==> flow/design.v <==
module sig_16_hw #(parameter K=16,DWIDTH=32,EXPONENT_WIDTH=8, BIAS=8'd127)(input [DWIDTH-1:0] x_in,input clk,start,rst,output reg valid, output [DWIDTH-1:0] y_out);
wire [EXPONENT_WIDTH-1:0] exp_wo_bias,exp_wo_bias_1st;									
wire [K-1:0] c_out;
wire [DWIDTH-1:0] rm_data,rm_pos_1,rm_neg_1;
wire [9:0] cmp_ip,c1_in2,c2_in2,c3_in2,c4_in2,c5_in2,c6_in2,c7_in2,c8_in2,c9_in2,c10_in2,c11_in2,c12_in2,c13_in2,c14_in2,c15_in2,c16_in2;			 
wire cmp_op;
reg x_gre_3,x_neg_pos,x_sp_case,x_sp_case_2nd;
reg x_neg_pos_1st,x_neg_pos_2nd;
reg x_gre_3_2nd;
reg ip_adder_ready;
wire x_gre_3_1st;
wire [$clog2(K)-1:0] pe_addr;
wire [1:0] sp_addr;
wire sp_case;
wire [DWIDTH-1:0] sp_data,rm_neg_calculate_data,rm_neg_data;
wire [EXPONENT_WIDTH+4:0] cmp_ip_1st;
wire [DWIDTH-1:0] rm_neg_05,rm_pos_05;
wire valid_sub_1st,valid_sub_2nd;
reg start_ip;
reg [DWIDTH-1:0] x;
parameter IDLE_WAIT=3'd0,START=3'd1,ADD_WAIT=3'd2,WAIT_1=3'd3,WAIT_2=3'd4,DONE=3'd5;
reg [2:0] present_state, next_state;
wire adder_rst;
assign exp_wo_bias_1st= (x[DWIDTH-2:DWIDTH-EXPONENT_WIDTH-1] - BIAS);							 
assign exp_wo_bias= exp_wo_bias_1st[EXPONENT_WIDTH-1]?(~(exp_wo_bias_1st)+1'b1):(exp_wo_bias_1st);		
assign cmp_ip_1st= exp_wo_bias_1st[EXPONENT_WIDTH-1]?({3'b000,{1'b1,x[DWIDTH-EXPONENT_WIDTH-2:DWIDTH-EXPONENT_WIDTH-11]}>>exp_wo_bias}):(({3'b001,x[DWIDTH-EXPONENT_WIDTH-2:DWIDTH-EXPONENT_WIDTH-11]})<<exp_wo_bias);																																																												  
assign cmp_ip = cmp_ip_1st[EXPONENT_WIDTH+4:3];
assign rm_pos_1=32'b00111111100000000000000000000000;
assign rm_neg_1=32'b00000000000000000000000000000000;
assign rm_neg_05=32'b10111111000000000000000000000000;  
assign rm_pos_05=32'b00111111000000000000000000000000;  
assign y_out=(valid)?(x_sp_case)?sp_data:(x_neg_pos)?(~x_gre_3)?rm_neg_data:rm_neg_1:(~x_gre_3)?rm_data:rm_pos_1:32'h00000000;	 
assign c1_in2 = 10'b0000100101;		 
assign c2_in2 = 10'b0001001010;		 
assign c3_in2 = 10'b0001110000;		 
assign c4_in2 = 10'b0010010101;		 
assign c5_in2 = 10'b0010111011;		 
assign c6_in2 = 10'b0011100000;		 
assign c7_in2 = 10'b0100000110;		 
assign c8_in2 = 10'b0100101011;		 
assign c9_in2 = 10'b0101010001;		 
assign c10_in2 = 10'b0101110111;	 
assign c11_in2 = 10'b0110011110;	 
assign c12_in2 = 10'b0111000101;	 
assign c13_in2 = 10'b0111101101;	 
assign c14_in2 = 10'b1000010111;	 
assign c15_in2 = 10'b1001000110;	 
assign c16_in2 = 10'b1010000000;	 
single_float_adder #(.DWIDTH(DWIDTH),.EXPONENT_WIDTH(EXPONENT_WIDTH),.BIAS(BIAS)) subtractor_neg_1st(.a(rm_data[DWIDTH-1:0]),.b(rm_neg_05),.clk(clk),.rst(adder_rst),.ip_ready(ip_adder_ready),.sum(rm_neg_calculate_data),.valid(valid_sub_1st));
single_float_adder #(.DWIDTH(DWIDTH),.EXPONENT_WIDTH(EXPONENT_WIDTH),.BIAS(BIAS)) subtractor_neg_2nd(.a(rm_pos_05),.b({1'b1,rm_neg_calculate_data[DWIDTH-2:0]}),.clk(clk),.rst(adder_rst),.ip_ready(valid_sub_1st),.sum(rm_neg_data),.valid(valid_sub_2nd));
special_cases #(.DWIDTH(DWIDTH),.EXPONENT_WIDTH(EXPONENT_WIDTH),.K_CLUSTER(K)) sp (.sp_case_in(x),.exp_wo_bias_1st(exp_wo_bias_1st),.exp_wo_bias(exp_wo_bias),.sp_case_clk(clk),.sp_case(sp_case),.sp_case_addr(sp_addr),.x_gre_3(x_gre_3_1st));
comparator #(.CWIDTH(10)) c1 (.c_in1(cmp_ip),.c_in2(c1_in2),.c_clk(clk),.c_rst(rst),.c_out(c_out[0]));
comparator #(.CWIDTH(10)) c2 (.c_in1(cmp_ip),.c_in2(c2_in2),.c_clk(clk),.c_rst(rst),.c_out(c_out[1]));		 
comparator #(.CWIDTH(10)) c3 (.c_in1(cmp_ip),.c_in2(c3_in2),.c_clk(clk),.c_rst(rst),.c_out(c_out[2]));
comparator #(.CWIDTH(10)) c4 (.c_in1(cmp_ip),.c_in2(c4_in2),.c_clk(clk),.c_rst(rst),.c_out(c_out[3]));
comparator #(.CWIDTH(10)) c5 (.c_in1(cmp_ip),.c_in2(c5_in2),.c_clk(clk),.c_rst(rst),.c_out(c_out[4]));
comparator #(.CWIDTH(10)) c6 (.c_in1(cmp_ip),.c_in2(c6_in2),.c_clk(clk),.c_rst(rst),.c_out(c_out[5]));
comparator #(.CWIDTH(10)) c7 (.c_in1(cmp_ip),.c_in2(c7_in2),.c_clk(clk),.c_rst(rst),.c_out(c_out[6]));
comparator #(.CWIDTH(10)) c8 (.c_in1(cmp_ip),.c_in2(c8_in2),.c_clk(clk),.c_rst(rst),.c_out(c_out[7]));
comparator #(.CWIDTH(10)) c9 (.c_in1(cmp_ip),.c_in2(c9_in2),.c_clk(clk),.c_rst(rst),.c_out(c_out[8]));
comparator #(.CWIDTH(10)) c10 (.c_in1(cmp_ip),.c_in2(c10_in2),.c_clk(clk),.c_rst(rst),.c_out(c_out[9]));
comparator #(.CWIDTH(10)) c11 (.c_in1(cmp_ip),.c_in2(c11_in2),.c_clk(clk),.c_rst(rst),.c_out(c_out[10]));
comparator #(.CWIDTH(10)) c12 (.c_in1(cmp_ip),.c_in2(c12_in2),.c_clk(clk),.c_rst(rst),.c_out(c_out[11]));
comparator #(.CWIDTH(10)) c13 (.c_in1(cmp_ip),.c_in2(c13_in2),.c_clk(clk),.c_rst(rst),.c_out(c_out[12]));
comparator #(.CWIDTH(10)) c14 (.c_in1(cmp_ip),.c_in2(c14_in2),.c_clk(clk),.c_rst(rst),.c_out(c_out[13]));
comparator #(.CWIDTH(10)) c15 (.c_in1(cmp_ip),.c_in2(c15_in2),.c_clk(clk),.c_rst(rst),.c_out(c_out[14]));
comparator #(.CWIDTH(10)) c16 (.c_in1(cmp_ip),.c_in2(c16_in2),.c_clk(clk),.c_rst(rst),.c_out(c_out[15]));
priority_encoder #(.K_CLUSTER(K)) pe (.pe_in(c_out),.pe_out(pe_addr));		 
mem_rom_data #(.K_CLUSTER(K),.DWIDTH(DWIDTH)) rm (.rm_addr(pe_addr),.rm_clk(clk),.rm_rst(rst),.rm_data(rm_data));		 
mem_rom_sp_case #(.K_CLUSTER(K),.DWIDTH(DWIDTH)) mrsp (.sp_addr(sp_addr),.sp_clk(clk),.sp_case(sp_case),.sp_data(sp_data));
always@(posedge clk)
begin
if(rst)
	begin start_ip<=1'b0;  end
else
	begin  start_ip<=start;
	if(start)
		x<=x_in;
	end
end
always @(posedge clk)
begin
if(rst)
	begin x_neg_pos_1st<=1'b0; end
else
	begin  x_neg_pos_1st<=x[31]; end
end
always @(posedge clk)
begin
if(rst)
	begin  x_neg_pos_2nd<=1'b0;  x_sp_case_2nd<=1'b0; x_gre_3_2nd<=1'b0; end
else
	begin  x_neg_pos_2nd<=x_neg_pos_1st;  x_sp_case_2nd<=sp_case; x_gre_3_2nd<=x_gre_3_1st;  end
end
always @(posedge clk)
begin
if(rst)
	begin x_neg_pos<=1'b0;  x_sp_case<=1'b0; x_gre_3<=1'b0; end
else
	begin x_neg_pos<=x_neg_pos_2nd; x_sp_case<=x_sp_case_2nd; x_gre_3<=x_gre_3_2nd;end
end
always@(*)
begin
if(rst)
	ip_adder_ready=1'b0;
else
	ip_adder_ready=(present_state==START && start_ip)?(x_sp_case)?0:(x_neg_pos)?(~x_gre_3)?1:0:0:0 ;
end
always @(posedge clk)
begin
if(rst)
	present_state<=0;
else
	present_state<=next_state;
end
assign adder_rst = rst | (present_state==IDLE_WAIT);	 
always @(*)
begin
	case(present_state)
	IDLE_WAIT:begin if(start_ip) begin valid=0; next_state=WAIT_1; end
					else begin valid=0; next_state=IDLE_WAIT; end
			end
	WAIT_1:begin if(!start_ip) begin valid=0; next_state=IDLE_WAIT; end
				else begin valid=0; next_state=WAIT_2; end
		end
	WAIT_2:begin if(!start_ip) begin valid=0; next_state=IDLE_WAIT; end
				else begin valid=0; next_state=START; end
		end
	START:begin if(!start_ip) begin valid=0; next_state=IDLE_WAIT; end
				else if(x_sp_case) begin valid=1; next_state=DONE; end
				else if(x_gre_3) begin valid=1; next_state=DONE; end
				else if(!x_neg_pos) begin valid=1; next_state=DONE; end
				else begin valid=0; next_state=ADD_WAIT; end
		end
	ADD_WAIT:begin if(!start_ip) begin valid=0; next_state=IDLE_WAIT; end
			else if(valid_sub_2nd)begin valid=1; next_state=DONE; end
			else begin valid=0; next_state=ADD_WAIT; end
		end
	DONE:begin if(!start_ip) begin valid=0; next_state=IDLE_WAIT; end
			else begin valid=0; next_state=DONE; end
		end
	default:begin valid=0; next_state=IDLE_WAIT; end
	endcase
end
endmodule
module comparator #(parameter CWIDTH=6)(input [CWIDTH-1:0] c_in1,c_in2, input c_clk,c_rst, output reg c_out);
always @ (posedge c_clk)
begin
if(c_rst)
	c_out <= 0;
else if(c_in1<c_in2)						 
	c_out <= 1;
else
	c_out <= 0;
end
endmodule
module priority_encoder #(parameter K_CLUSTER=4)(input [K_CLUSTER-1:0] pe_in, output reg [$clog2(K_CLUSTER)-1:0] pe_out);
always@(*)
begin
casex(pe_in)
	16'bxxxxxxxxxxxxxxx1: pe_out=4'b0000;
	16'bxxxxxxxxxxxxxx10: pe_out=4'b0001;					 
	16'bxxxxxxxxxxxxx100: pe_out=4'b0010;
	16'bxxxxxxxxxxxx1000: pe_out=4'b0011;
	16'bxxxxxxxxxxx10000: pe_out=4'b0100;	
	16'bxxxxxxxxxx100000: pe_out=4'b0101;
	16'bxxxxxxxxx1000000: pe_out=4'b0110;
	16'bxxxxxxxx10000000: pe_out=4'b0111;
	16'bxxxxxxx100000000: pe_out=4'b1000;
	16'bxxxxxx1000000000: pe_out=4'b1001;
	16'bxxxxx10000000000: pe_out=4'b1010;
	16'bxxxx100000000000: pe_out=4'b1011;
	16'bxxx1000000000000: pe_out=4'b1100;
	16'bxx10000000000000: pe_out=4'b1101;
	16'bx100000000000000: pe_out=4'b1110;
	16'b1000000000000000: pe_out=4'b1111;
	default: pe_out=4'b1111;
endcase
end
endmodule
module mem_rom_data #(parameter K_CLUSTER=4,DWIDTH=32)(input [$clog2(K_CLUSTER)-1:0] rm_addr, input rm_clk, rm_rst, output reg [DWIDTH-1:0] rm_data);
	always @(posedge rm_clk)
	begin
	if(rm_rst)
		rm_data <= 0;
	else
		case(rm_addr)
			4'b0000: rm_data<=32'b00111111000010010101010010101110;	 
			4'b0001: rm_data<=32'b00111111000110111001100100011001;	 
			4'b0010: rm_data<=32'b00111111001011001100000001001101;	 
			4'b0011: rm_data<=32'b00111111001111000011111000101001;	 
			4'b0100: rm_data<=32'b00111111010010011100000101100000;	 
			4'b0101: rm_data<=32'b00111111010101010011000101000100;	 
			4'b0110: rm_data<=32'b00111111010111101010000111110000;	 
			4'b0111: rm_data<=32'b00111111011001100100001111001001;	 
			4'b1000: rm_data<=32'b00111111011011000101010010111110;  
			4'b1001: rm_data<=32'b00111111011100010001011000000000;  
			4'b1010: rm_data<=32'b00111111011101001100010101111000;  
			4'b1011: rm_data<=32'b00111111011101111001101100001010;  
			4'b1100: rm_data<=32'b00111111011110011100011110101001;  
			4'b1101: rm_data<=32'b00111111011110110111010100110001;  
			4'b1110: rm_data<=32'b00111111011111001100011010001000;  
			4'b1111: rm_data<=32'b00111111011111011101011101101100;  
		endcase
	end
endmodule
module special_cases #(parameter DWIDTH=32,EXPONENT_WIDTH=8,K_CLUSTER=4)(input [DWIDTH-1:0] sp_case_in,input [EXPONENT_WIDTH-1:0] exp_wo_bias,exp_wo_bias_1st,input sp_case_clk, output reg [1:0] sp_case_addr, output reg sp_case,x_gre_3);
always@(posedge sp_case_clk)
begin
if(sp_case_in[DWIDTH-2:DWIDTH-EXPONENT_WIDTH-1]==0 && sp_case_in[DWIDTH-EXPONENT_WIDTH-2:0]==0)
	begin
	x_gre_3<=0;
	sp_case<=1; 							 
	sp_case_addr<=2'b00;
	end
else if(sp_case_in[DWIDTH-2:DWIDTH-EXPONENT_WIDTH-1]==255 && sp_case_in[DWIDTH-EXPONENT_WIDTH-2:0]==0 && sp_case_in[DWIDTH-1]==0)
	begin
	x_gre_3<=0;
	sp_case<=1;							 
	sp_case_addr<=2'b01;
	end
else if(sp_case_in[DWIDTH-2:DWIDTH-EXPONENT_WIDTH-1]==255 && sp_case_in[DWIDTH-EXPONENT_WIDTH-2:0]==0 && sp_case_in[DWIDTH-1]==1)
	begin
	x_gre_3<=0;
	sp_case<=1;							 
	sp_case_addr<=2'b10;
	end
else if(sp_case_in[DWIDTH-2:DWIDTH-EXPONENT_WIDTH-1]==0 && sp_case_in[DWIDTH-EXPONENT_WIDTH-2:0]!=0)	
	begin
	x_gre_3<=0;
	sp_case<=1;							 
	sp_case_addr<=2'b00;
	end
else if(sp_case_in[DWIDTH-2:DWIDTH-EXPONENT_WIDTH-1]==255 && sp_case_in[DWIDTH-EXPONENT_WIDTH-2:0]!=0)
	begin
	x_gre_3<=0;
	sp_case<=1;							 
	sp_case_addr<=2'b11;
	end	
else if(exp_wo_bias_1st[EXPONENT_WIDTH-1]==1)
	begin
	x_gre_3<=0;
	sp_case<=0;
	sp_case_addr<=2'b00;
	end
else if(exp_wo_bias==2 && sp_case_in[DWIDTH-EXPONENT_WIDTH-2:0]>=2097152  || exp_wo_bias>=3)	 
	begin																	 
	x_gre_3<=1;
	sp_case<=0;
	sp_case_addr<=2'b00;
	end
else 
	begin
	x_gre_3<=0;
	sp_case<=0;
	sp_case_addr<=2'b00;
	end
end
endmodule
module mem_rom_sp_case #(parameter K_CLUSTER=4,DWIDTH=32)(input [1:0] sp_addr, input sp_clk, sp_case, output reg [DWIDTH-1:0] sp_data);
	always @(posedge sp_clk)
	begin
	if(!sp_case)
		sp_data <= 0;						 
	else
		case(sp_addr)
			2'b00: sp_data<=32'b00111111000000000000000000000000;				 
			2'b01: sp_data<=32'b00111111100000000000000000000000;				 
			2'b10: sp_data<=32'b00000000000000000000000000000000;				 
			2'b11: sp_data<=32'h7fc00000;				 
		endcase
	end
endmodule
module single_float_adder #(parameter DWIDTH=32,EXPONENT_WIDTH=8,BIAS=8'd127)(input [DWIDTH-1:0]a,b,input ip_ready,rst,clk,output reg valid, output [DWIDTH-1:0]sum);
reg a_sign,b_sign;
reg [EXPONENT_WIDTH-1:0] a_exp,b_exp;
reg [DWIDTH-EXPONENT_WIDTH-1:0] a_mantissa,b_mantissa;	 
reg [EXPONENT_WIDTH:0] sub_exp;
reg [EXPONENT_WIDTH-1:0] abs_diff;
reg [DWIDTH-EXPONENT_WIDTH:0] sum_mantissa_add_sub;					
reg [DWIDTH-EXPONENT_WIDTH-1:0] a_mantissa_shift,b_mantissa_shift;	 
reg final_sign,next_sign;															
reg [EXPONENT_WIDTH-1:0] final_exp,next_exp;
reg [DWIDTH-EXPONENT_WIDTH:0] final_mantissa,next_mantissa;
reg valid_sig;
reg [1:0] PS,NS;
parameter IDLE=2'b00;
parameter ADD=2'b01;
parameter NORMALIZE=2'b10;
wire sub_borrow,sum_carry;
assign sum= {final_sign,final_exp,final_mantissa[22:0]};
assign sub_borrow = sum_mantissa_add_sub[24] & (a_sign ^ b_sign);	 
assign sum_carry = final_mantissa[24] & !(a_sign^b_sign);
always@(posedge clk)
begin
	if(PS==IDLE)
		begin
		a_sign<=a[DWIDTH-1];
		b_sign<=b[DWIDTH-1];
		a_exp<=a[DWIDTH-2:DWIDTH-EXPONENT_WIDTH-1];			 
		b_exp<=b[DWIDTH-2:DWIDTH-EXPONENT_WIDTH-1];
		a_mantissa<={1'b1,a[DWIDTH-EXPONENT_WIDTH-2:0]};
		b_mantissa<={1'b1,b[DWIDTH-EXPONENT_WIDTH-2:0]};
		end
end
always@(posedge clk)
begin
	if(rst)
		begin
			final_exp<=0;
			final_sign<=0;
			final_mantissa<=0;
			valid<=0;
			PS<= 0;
		end
	else
		begin
			PS<=NS;
			final_exp<= next_exp;
			final_sign <= next_sign;
			final_mantissa<= next_mantissa;
			valid <= valid_sig;
		end
end
always @(*)
begin
sub_exp=0;
abs_diff=0;
a_mantissa_shift=0;
b_mantissa_shift=0;
next_exp=0;
sum_mantissa_add_sub=0;
next_mantissa=0;
next_sign=0;
valid_sig=0;
NS=IDLE;
case(PS)
IDLE:begin
		valid_sig=0;
		NS=(ip_ready)?ADD:IDLE;
	end
ADD:begin
		sub_exp =  a_exp-b_exp;				 
		abs_diff = sub_exp[EXPONENT_WIDTH]?~(sub_exp[EXPONENT_WIDTH-1:0])+1'b1:sub_exp[EXPONENT_WIDTH-1:0];	 
		a_mantissa_shift = sub_exp[EXPONENT_WIDTH]?a_mantissa >> abs_diff: a_mantissa;		 
		b_mantissa_shift = sub_exp[EXPONENT_WIDTH]?b_mantissa : b_mantissa >> abs_diff;
		next_exp = sub_exp[EXPONENT_WIDTH] ? b_exp:a_exp;			 
		sum_mantissa_add_sub=!(a_sign^b_sign)?a_mantissa_shift+b_mantissa_shift:(a_sign)?b_mantissa_shift-a_mantissa_shift:(b_sign)?a_mantissa_shift-b_mantissa_shift:0;  
		next_mantissa=(sub_borrow) ? ~(sum_mantissa_add_sub)+1'b1 : sum_mantissa_add_sub;	 
		next_sign = ((a_sign & b_sign) || sub_borrow);	 
		valid_sig=0;
		NS=NORMALIZE;
	end
NORMALIZE:begin
			next_exp= final_mantissa[23]? final_exp:(sum_carry)? final_exp+1'b1:final_exp-1'b1;
			next_mantissa=final_mantissa[23]?final_mantissa:(sum_carry)?final_mantissa>>1:final_mantissa<<1;
			valid_sig=final_mantissa[23]?1:0;
			NS = final_mantissa[23]?IDLE:NORMALIZE;
		end
default:begin
		valid_sig=0;
		NS=IDLE;
	end
endcase
end
endmodule
# From RTL to reports: sig_16_hw
# Tool output for the design above before and after an edit, in the order of the flow.
# Lines under "orig" count in the file above, lines under "edited" in the edited file.
# "change" is "edited" less "orig", of the values as shown; "change_rel_pct" is that difference over "orig", in percent.
# Cell names lack the library's common part.
# The mark n/a stands for no value.
# setup
top_module	sig_16_hw
clk_port	clk
cell_library	sky130hd
pvt_corner	tt_025C_1v80

# The edit
# Unified diff, file above to edited file.
# A script made this edit. It changes what the design does and was not meant as an optimisation.
# begin of diff
@@ -274,5 +274,5 @@
 module single_float_adder #(parameter DWIDTH=32,EXPONENT_WIDTH=8,BIAS=8'd127)(input [DWIDTH-1:0]a,b,input ip_ready,rst,clk,output reg valid, output [DWIDTH-1:0]sum);
 reg a_sign,b_sign;
-reg [EXPONENT_WIDTH-1:0] a_exp,b_exp;
+reg [EXPONENT_WIDTH/2-1:0] a_exp,b_exp;
 reg [DWIDTH-EXPONENT_WIDTH-1:0] a_mantissa,b_mantissa;	 
 reg [EXPONENT_WIDTH:0] sub_exp;
# end of diff

# Word-level counts
# Yosys after proc, flatten, opt, wreduce and memory -nomap, before mapping. Memory bits, and registers merged into a memory's read port (data or address), are not among the register bits. Print and check cells are not counted. Equal cells are merged and count once.
# Yosys's memory passes give these memory sizes; they may raise the number of words (mostly to a power of two), join words into wider ones and drop unused or constant bits.
# word_totals
element	orig	edited	change	change_rel_pct
ff_bits	261	253	-8	-3.07
elab_cells	236	236	0	0.00
romBits	368	368	0	0.00
input_bits	35	35	0	0.00
output_inout_bits	33	33	0	0.00
n_memories	1	1	0	0.00
clocked_rd_ports_x_width	23	23	0	0.00
# mem_list
element	orig	edited
mem_shapes	16 x 23 bit 1R0W	16 x 23 bit 1R0W
# op_classes
element	orig	edited	change	change_rel_pct
n_mux	84	84	0	0.00
shifts	6	6	0	0.00
n_logic	14	14	0	0.00
add_sub_neg	14	14	0	0.00
compare	17	17	0	0.00
n_reduce_logical	23	23	0	0.00
n_eq	30	30	0	0.00
# op_table
cell	orig	edited	change	change_rel_pct
8-bit two-way mux	8	6	-2	-25.00
4-bit two-way mux	0	2	2	n/a
7-bit by 8-bit subtractor with 9-bit output (first input constant)	1	0	-1	-100.00
8-bit by 7-bit subtractor with 9-bit output (second input constant)	1	0	-1	-100.00
4-bit by 4-bit subtractor with 5-bit output (first input constant)	0	1	1	n/a
4-bit by 4-bit subtractor with 5-bit output (second input constant)	0	1	1	n/a
1-bit two-way mux	34	34	0	0.00
1-bit logical AND	8	8	0	0.00
3-bit two-way mux	8	8	0	0.00
10-bit by 9-bit less-than comparator with 1-bit output (second input constant)	7	7	0	0.00
24-bit two-way mux	7	7	0	0.00
2-bit two-way mux	6	6	0	0.00
1-bit inverter	6	6	0	0.00
2-bit == test (second input constant)	5	5	0	0.00
25-bit two-way mux	5	5	0	0.00
32-bit two-way mux	5	5	0	0.00
8-bit by 1-bit adder with 8-bit output (second input constant)	4	4	0	0.00
2-bit OR reduction	4	4	0	0.00
2-bit by 1-bit == test with 1-bit output (second input constant)	3	3	0	0.00
3-bit == test (second input constant)	3	3	0	0.00
2-bit zero test	3	3	0	0.00
10-bit by 8-bit less-than comparator with 1-bit output (second input constant)	3	3	0	0.00
8-bit inverter	3	3	0	0.00
1-bit bitwise AND	2	2	0	0.00
3-bit by 2-bit == test with 1-bit output (second input constant)	2	2	0	0.00
8-bit == test (second input constant)	2	2	0	0.00
10-bit less-than comparator (second input constant)	2	2	0	0.00
10-bit by 7-bit less-than comparator with 1-bit output (second input constant)	2	2	0	0.00
# Not every row of either side is listed.

# Logic depth
# Longest topological path by Yosys (ltp), each cell counted once; first at word level (registers and memories cut), then after technology mapping (sequential cells cut; the memories' decode and read muxes count).
# logic_depth
element	orig	edited	change	change_rel_pct
word_depth	12	12	0	0.00
abc_area	0	0	n/a	n/a
ltp_mapped	27	25	-2	-7.41

# Netlist
# The flow's flattened synthesis, as Yosys stat reports it; memories are mapped. The netlist is that of the ABC_AREA named above (0 if unset); the other value can give another one.
# synth_totals
element	orig	edited	change	change_rel_pct
sequential_area_um2	5275.1	5074.9	-200.2	-3.80
cells	1860	1747	-113	-6.08
buf_cells	116	114	-2	-1.72
synth_area_um2	15433.6	14637.8	-795.8	-5.16
ff_cells	220	212	-8	-3.64
# by_type
type	orig	edited	change	change_rel_pct
o21ai_0	135	169	34	25.19
nor2b_1	48	20	-28	-58.33
a22oi_1	36	12	-24	-66.67
xnor2_1	57	39	-18	-31.58
o21ai_1	22	5	-17	-77.27
mux4_2	3	20	17	566.67
a211oi_1	30	16	-14	-46.67
and3_1	24	11	-13	-54.17
nor2_1	164	174	10	6.10
nor3_1	55	46	-9	-16.36
mux2_2	6	15	9	150.00
or4_1	1	9	8	800.00
inv_1	51	44	-7	-13.73
buf_1	9	16	7	77.78
a22o_1	8	1	-7	-87.50
o221a_1	1	8	7	700.00
or3_1	22	16	-6	-27.27
o22ai_1	20	26	6	30.00
# Not every row of either side is listed.
# By module: a second synthesis without flattening, with its own total; a netlist apart from the flattened one above.
# hier_totals
element	orig	edited	change	change_rel_pct
cells_unflattened	4171	3949	-222	-5.32
area_unflattened_um2	33522.2	31930.6	-1591.6	-4.75
# Rows give one instance, submodules left out.
# by_module_orig
module	area_um2	seq_area_um2	instances	cells
single_float_adder	11942.7	2682.6	2	1502
comparator (CWIDTH=10)	260.2	20.0	16	33
sig_16_hw	3603.5	1221.2	1	420
mem_rom_data	1188.6	480.5	1	132
mem_rom_sp_case	307.8	60.1	1	37
special_cases	226.5	80.1	1	25
priority_encoder (K_CLUSTER=16)	146.4	0.0	1	25
# by_module_edited
module	area_um2	seq_area_um2	instances	cells
single_float_adder	11146.9	2442.3	2	1391
comparator (CWIDTH=10)	260.2	20.0	16	33
sig_16_hw	3603.5	1221.2	1	420
mem_rom_data	1188.6	480.5	1	132
mem_rom_sp_case	307.8	60.1	1	37
special_cases	226.5	80.1	1	25
priority_encoder (K_CLUSTER=16)	146.4	0.0	1	25

# Worst setup path after synthesis
# OpenSTA on the mapped netlist: ideal clock, no wires. The path of least setup slack (recovery checks aside). Input and output delay are each 20% of the period. Register names are those of the netlist, which keeps one name where synthesis merged equal registers.
# synth_path
element	orig	edited	change	change_rel_pct
kind	register to register	register to register	n/a	n/a
start	register subtractor_neg_2nd.b_exp[0]	register subtractor_neg_2nd.b_exp[0]	n/a	n/a
end	register subtractor_neg_2nd.final_mantissa[23]	register subtractor_neg_2nd.final_mantissa[22]	n/a	n/a
required_ns	9.876	9.870	-0.006	-0.06
arrival_time_ns	5.541	5.546	0.005	0.09
clock_period_ns	10.0	10.0	0.0	0.00
setup_slack_ns	4.336	4.323	-0.013	n/a
path_stages	22	23	1	4.55
delay_ns	5.665	5.676	0.011	0.19
n_path_buf	3	4	1	33.33
synth_period_reached_ns	5.664	5.677	0.013	0.23
# "delay_ns" is the arrival time less input delay plus setup time.
# "path_stages": output pins that drive a net of the path, with the launching flip-flop's if there is one; two outputs of one cell count as two.
# "synth_period_reached_ns" = period - worst setup slack (recovery checks aside). The figure is calculated, with input and output delays left at 20% of the set period.
# Between the ends stands the longest chain of elaborated cells between them, by number of cells; it is not shown to be the way that was timed. Of several equally long chains one is given.
# Each line given opens the expression or statement behind the cell; cells for indexed reads and writes are added by Yosys, which also makes memories of some case tables.
# synth_via_orig
cell_sequence	edfxtp_1 -> clkinv_1 -> ha_1 -> buf_1 -> buf_1 -> clkbuf_1 -> nand3b_1 -> o22ai_1 -> a22oi_1 -> o21ai_0 -> a221oi_1 -> ha_1 -> nor2b_1 -> o2111ai_1 -> a21oi_1 -> or2_2 -> a211o_1 -> a211oi_1 -> nand4_1 -> o41ai_1 -> xnor2_1 -> o22ai_1
elab_chain_cells	11
# synth_lines_orig
element	line_no	rtl
from (decl)	276	reg [EXPONENT_WIDTH-1:0] a_exp,b_exp;
from (assign)	301	b_exp<=b[DWIDTH-2:DWIDTH-EXPONENT_WIDTH-1];
7-bit by 8-bit subtractor with 9-bit output	343	sub_exp = a_exp-b_exp;
8-bit inverter	344	abs_diff = sub_exp[EXPONENT_WIDTH]?~(sub_exp[EXPONENT_WIDTH-1:0])+1'b1:sub_exp[EXPONENT_WIDTH-1:0];
8-bit by 1-bit adder with 8-bit output	344
8-bit two-way mux	344
24-bit by 8-bit >> shifter with 24-bit output	345	a_mantissa_shift = sub_exp[EXPONENT_WIDTH]?a_mantissa >> abs_diff: a_mantissa;
24-bit two-way mux	345
24-bit by 24-bit subtractor with 25-bit output	348	sum_mantissa_add_sub=!(a_sign^b_sign)?a_mantissa_shift+b_mantissa_shift:(a_sign)?b_mantissa_shift-a_mantissa_s ...
24-bit inverter	349	next_mantissa=(sub_borrow) ? ~(sum_mantissa_add_sub)+1'b1 : sum_mantissa_add_sub;
24-bit by 1-bit adder with 24-bit output	349
24-bit two-way mux	349
24-bit parallel mux with 2-bit select	337	case(PS)
to (assign)	312	final_mantissa<=0;
to (assign)	321	final_mantissa<= next_mantissa;
to (decl)	284	reg [DWIDTH-EXPONENT_WIDTH:0] final_mantissa,next_mantissa;
# synth_via_edited
cell_sequence	edfxtp_1 -> clkbuf_2 -> buf_1 -> inv_1 -> ha_1 -> buf_1 -> buf_1 -> mux4_2 -> mux2i_1 -> nor2_1 -> a221o_1 -> ha_1 -> fa_1 -> nand2b_1 -> a21oi_1 -> nor2_1 -> xnor2_1 -> nor4_2 -> nand3_1 -> or4_1 -> o31a_1 -> xnor2_1 -> o22ai_1
elab_chain_cells	11
# synth_lines_edited
element	line_no	rtl
from (decl)	276	reg [EXPONENT_WIDTH/2-1:0] a_exp,b_exp;
from (assign)	301	b_exp<=b[DWIDTH-2:DWIDTH-EXPONENT_WIDTH-1];
4-bit by 4-bit subtractor with 5-bit output	343	sub_exp = a_exp-b_exp;
8-bit inverter	344	abs_diff = sub_exp[EXPONENT_WIDTH]?~(sub_exp[EXPONENT_WIDTH-1:0])+1'b1:sub_exp[EXPONENT_WIDTH-1:0];
8-bit by 1-bit adder with 8-bit output	344
8-bit two-way mux	344
24-bit by 8-bit >> shifter with 24-bit output	345	a_mantissa_shift = sub_exp[EXPONENT_WIDTH]?a_mantissa >> abs_diff: a_mantissa;
24-bit two-way mux	345
24-bit by 24-bit subtractor with 25-bit output	348	sum_mantissa_add_sub=!(a_sign^b_sign)?a_mantissa_shift+b_mantissa_shift:(a_sign)?b_mantissa_shift-a_mantissa_s ...
24-bit inverter	349	next_mantissa=(sub_borrow) ? ~(sum_mantissa_add_sub)+1'b1 : sum_mantissa_add_sub;
24-bit by 1-bit adder with 24-bit output	349
24-bit two-way mux	349
24-bit parallel mux with 2-bit select	337	case(PS)
to (assign)	312	final_mantissa<=0;
to (assign)	321	final_mantissa<= next_mantissa;
to (decl)	284	reg [DWIDTH-EXPONENT_WIDTH:0] final_mantissa,next_mantissa;

# Path in the finished layout
# Path of least setup slack in the final report of the runs of set A (OpenROAD, finished layout, wires in). Where an end is a register, its clock arrival counts in the times.
# layout_path
element	orig	edited	change	change_rel_pct
kind	register to register	register to register	n/a	n/a
start	register subtractor_neg_2nd.b_exp[1]	register subtractor_neg_2nd.b_exp[0]	n/a	n/a
end	register subtractor_neg_2nd.final_mantissa[19]	register subtractor_neg_2nd.final_mantissa[21]	n/a	n/a
clock_period_ns	7.91	7.91	0.00	0.00
path_stages	25	19	-6	-24.00
required_ns	8.34	8.34	0.00	0.00
setup_slack_ns	1.18	1.57	0.39	n/a
arrival_time_ns	7.16	6.77	-0.39	-5.45
n_path_buf	2	0	-2	-100.00
# Between the ends stands the longest chain of elaborated cells between them, by number of cells; it is not shown to be the way that was timed. Of several equally long chains one is given.
# layout_via_orig
cell_sequence	edfxtp_1 -> ha_1 -> nand3_1 -> o21a_1 -> buf_4 -> nor2_1 -> xnor2_2 -> buf_4 -> mux4_2 -> a21oi_1 -> nor4_1 -> a211o_1 -> and3_1 -> a21oi_1 -> ha_1 -> a21oi_1 -> o2bb2ai_1 -> a221o_1 -> nor3_1 -> o211ai_1 -> a311oi_1 -> and2_1 -> a41oi_2 -> xnor2_1 -> o32ai_2
elab_chain_cells	11
# layout_lines_orig
element	line_no	rtl
from (decl)	276	reg [EXPONENT_WIDTH-1:0] a_exp,b_exp;
from (assign)	301	b_exp<=b[DWIDTH-2:DWIDTH-EXPONENT_WIDTH-1];
7-bit by 8-bit subtractor with 9-bit output	343	sub_exp = a_exp-b_exp;
8-bit inverter	344	abs_diff = sub_exp[EXPONENT_WIDTH]?~(sub_exp[EXPONENT_WIDTH-1:0])+1'b1:sub_exp[EXPONENT_WIDTH-1:0];
8-bit by 1-bit adder with 8-bit output	344
8-bit two-way mux	344
24-bit by 8-bit >> shifter with 24-bit output	345	a_mantissa_shift = sub_exp[EXPONENT_WIDTH]?a_mantissa >> abs_diff: a_mantissa;
24-bit two-way mux	345
24-bit by 24-bit subtractor with 25-bit output	348	sum_mantissa_add_sub=!(a_sign^b_sign)?a_mantissa_shift+b_mantissa_shift:(a_sign)?b_mantissa_shift-a_mantissa_s ...
24-bit inverter	349	next_mantissa=(sub_borrow) ? ~(sum_mantissa_add_sub)+1'b1 : sum_mantissa_add_sub;
24-bit by 1-bit adder with 24-bit output	349
24-bit two-way mux	349
24-bit parallel mux with 2-bit select	337	case(PS)
to (assign)	312	final_mantissa<=0;
to (assign)	321	final_mantissa<= next_mantissa;
to (decl)	284	reg [DWIDTH-EXPONENT_WIDTH:0] final_mantissa,next_mantissa;
# layout_via_edited
cell_sequence	edfxtp_1 -> inv_1 -> ha_1 -> mux2_2 -> o211ai_1 -> mux2i_1 -> a221o_1 -> ha_1 -> fa_1 -> nand2b_1 -> a21oi_1 -> nor2_1 -> xnor2_1 -> nor4_2 -> and4_1 -> nor4b_1 -> a31oi_1 -> xnor2_1 -> o22ai_1
elab_chain_cells	11
# layout_lines_edited
element	line_no	rtl
from (decl)	276	reg [EXPONENT_WIDTH/2-1:0] a_exp,b_exp;
from (assign)	301	b_exp<=b[DWIDTH-2:DWIDTH-EXPONENT_WIDTH-1];
4-bit by 4-bit subtractor with 5-bit output	343	sub_exp = a_exp-b_exp;
8-bit inverter	344	abs_diff = sub_exp[EXPONENT_WIDTH]?~(sub_exp[EXPONENT_WIDTH-1:0])+1'b1:sub_exp[EXPONENT_WIDTH-1:0];
8-bit by 1-bit adder with 8-bit output	344
8-bit two-way mux	344
24-bit by 8-bit >> shifter with 24-bit output	345	a_mantissa_shift = sub_exp[EXPONENT_WIDTH]?a_mantissa >> abs_diff: a_mantissa;
24-bit two-way mux	345
24-bit by 24-bit subtractor with 25-bit output	348	sum_mantissa_add_sub=!(a_sign^b_sign)?a_mantissa_shift+b_mantissa_shift:(a_sign)?b_mantissa_shift-a_mantissa_s ...
24-bit inverter	349	next_mantissa=(sub_borrow) ? ~(sum_mantissa_add_sub)+1'b1 : sum_mantissa_add_sub;
24-bit by 1-bit adder with 24-bit output	349
24-bit two-way mux	349
24-bit parallel mux with 2-bit select	337	case(PS)
to (assign)	312	final_mantissa<=0;
to (assign)	321	final_mantissa<= next_mantissa;
to (decl)	284	reg [DWIDTH-EXPONENT_WIDTH:0] final_mantissa,next_mantissa;

# Layout results
# Both versions went through the flow (Yosys, OpenROAD) with the same settings in each pair. Constraints: input delay and output delay 20% of the set period each, output load 0.01 pF.
# flow_settings_set_A
CORE_UTILIZATION	40
PLACE_DENSITY	0.6
period_ns	7.91
CAP_MARGIN	20
CORE_MARGIN	2
SLEW_MARGIN	20
# measured_set_A
element	orig	edited	change	change_rel_pct
die_footprint_um2	40170.2	38140.1	-2030.1	-5.05
layout_stdcell_area_um2	17255.3	16495.8	-759.5	-4.40
tns_ns	0.000	0.000	0.000	n/a
achievedPeriod_ns	6.734	6.339	-0.395	-5.87
power.total_mw	2.783	2.867	0.084	3.02
ws_hold_ns	0.427	0.429	0.002	n/a
fin_util_frac	0.456	0.454	-0.002	n/a
final_setup_ws_ns	1.176	1.571	0.395	n/a
post_synth_area_um2	15433.6	14637.8	-795.8	-5.16
# flow_settings_set_B
CAP_MARGIN	40
CELL_PAD_IN_SITES_GLOBAL_PLACEMENT	0
CORE_ASPECT_RATIO	1.62
CORE_MARGIN	7
CORE_UTILIZATION	46
CTS_CLUSTER_DIAMETER	179
PLACE_DENSITY_LB_ADDON	0.24
SETUP_SLACK_MARGIN	0.57
SLEW_MARGIN	30
period_ns	9.04
# measured_set_B
element	orig	edited	change	change_rel_pct
die_footprint_um2	39025.1	37157.1	-1868.0	-4.79
layout_stdcell_area_um2	17174.0	16379.5	-794.5	-4.63
tns_ns	0.000	0.000	0.000	n/a
achievedPeriod_ns	7.447	6.115	-1.332	-17.89
power.total_mw	2.432	2.381	-0.051	-2.10
ws_hold_ns	0.422	0.433	0.011	n/a
fin_util_frac	0.518	0.521	0.003	n/a
final_setup_ws_ns	1.593	2.925	1.332	n/a
post_synth_area_um2	15433.6	14637.8	-795.8	-5.16
# "achievedPeriod_ns" = clock period - worst setup slack. The figure is calculated, with input and output delays left at 20% of the set period.
# "power.total_mw": no workload was simulated; the value follows from the tool's default switching activity.
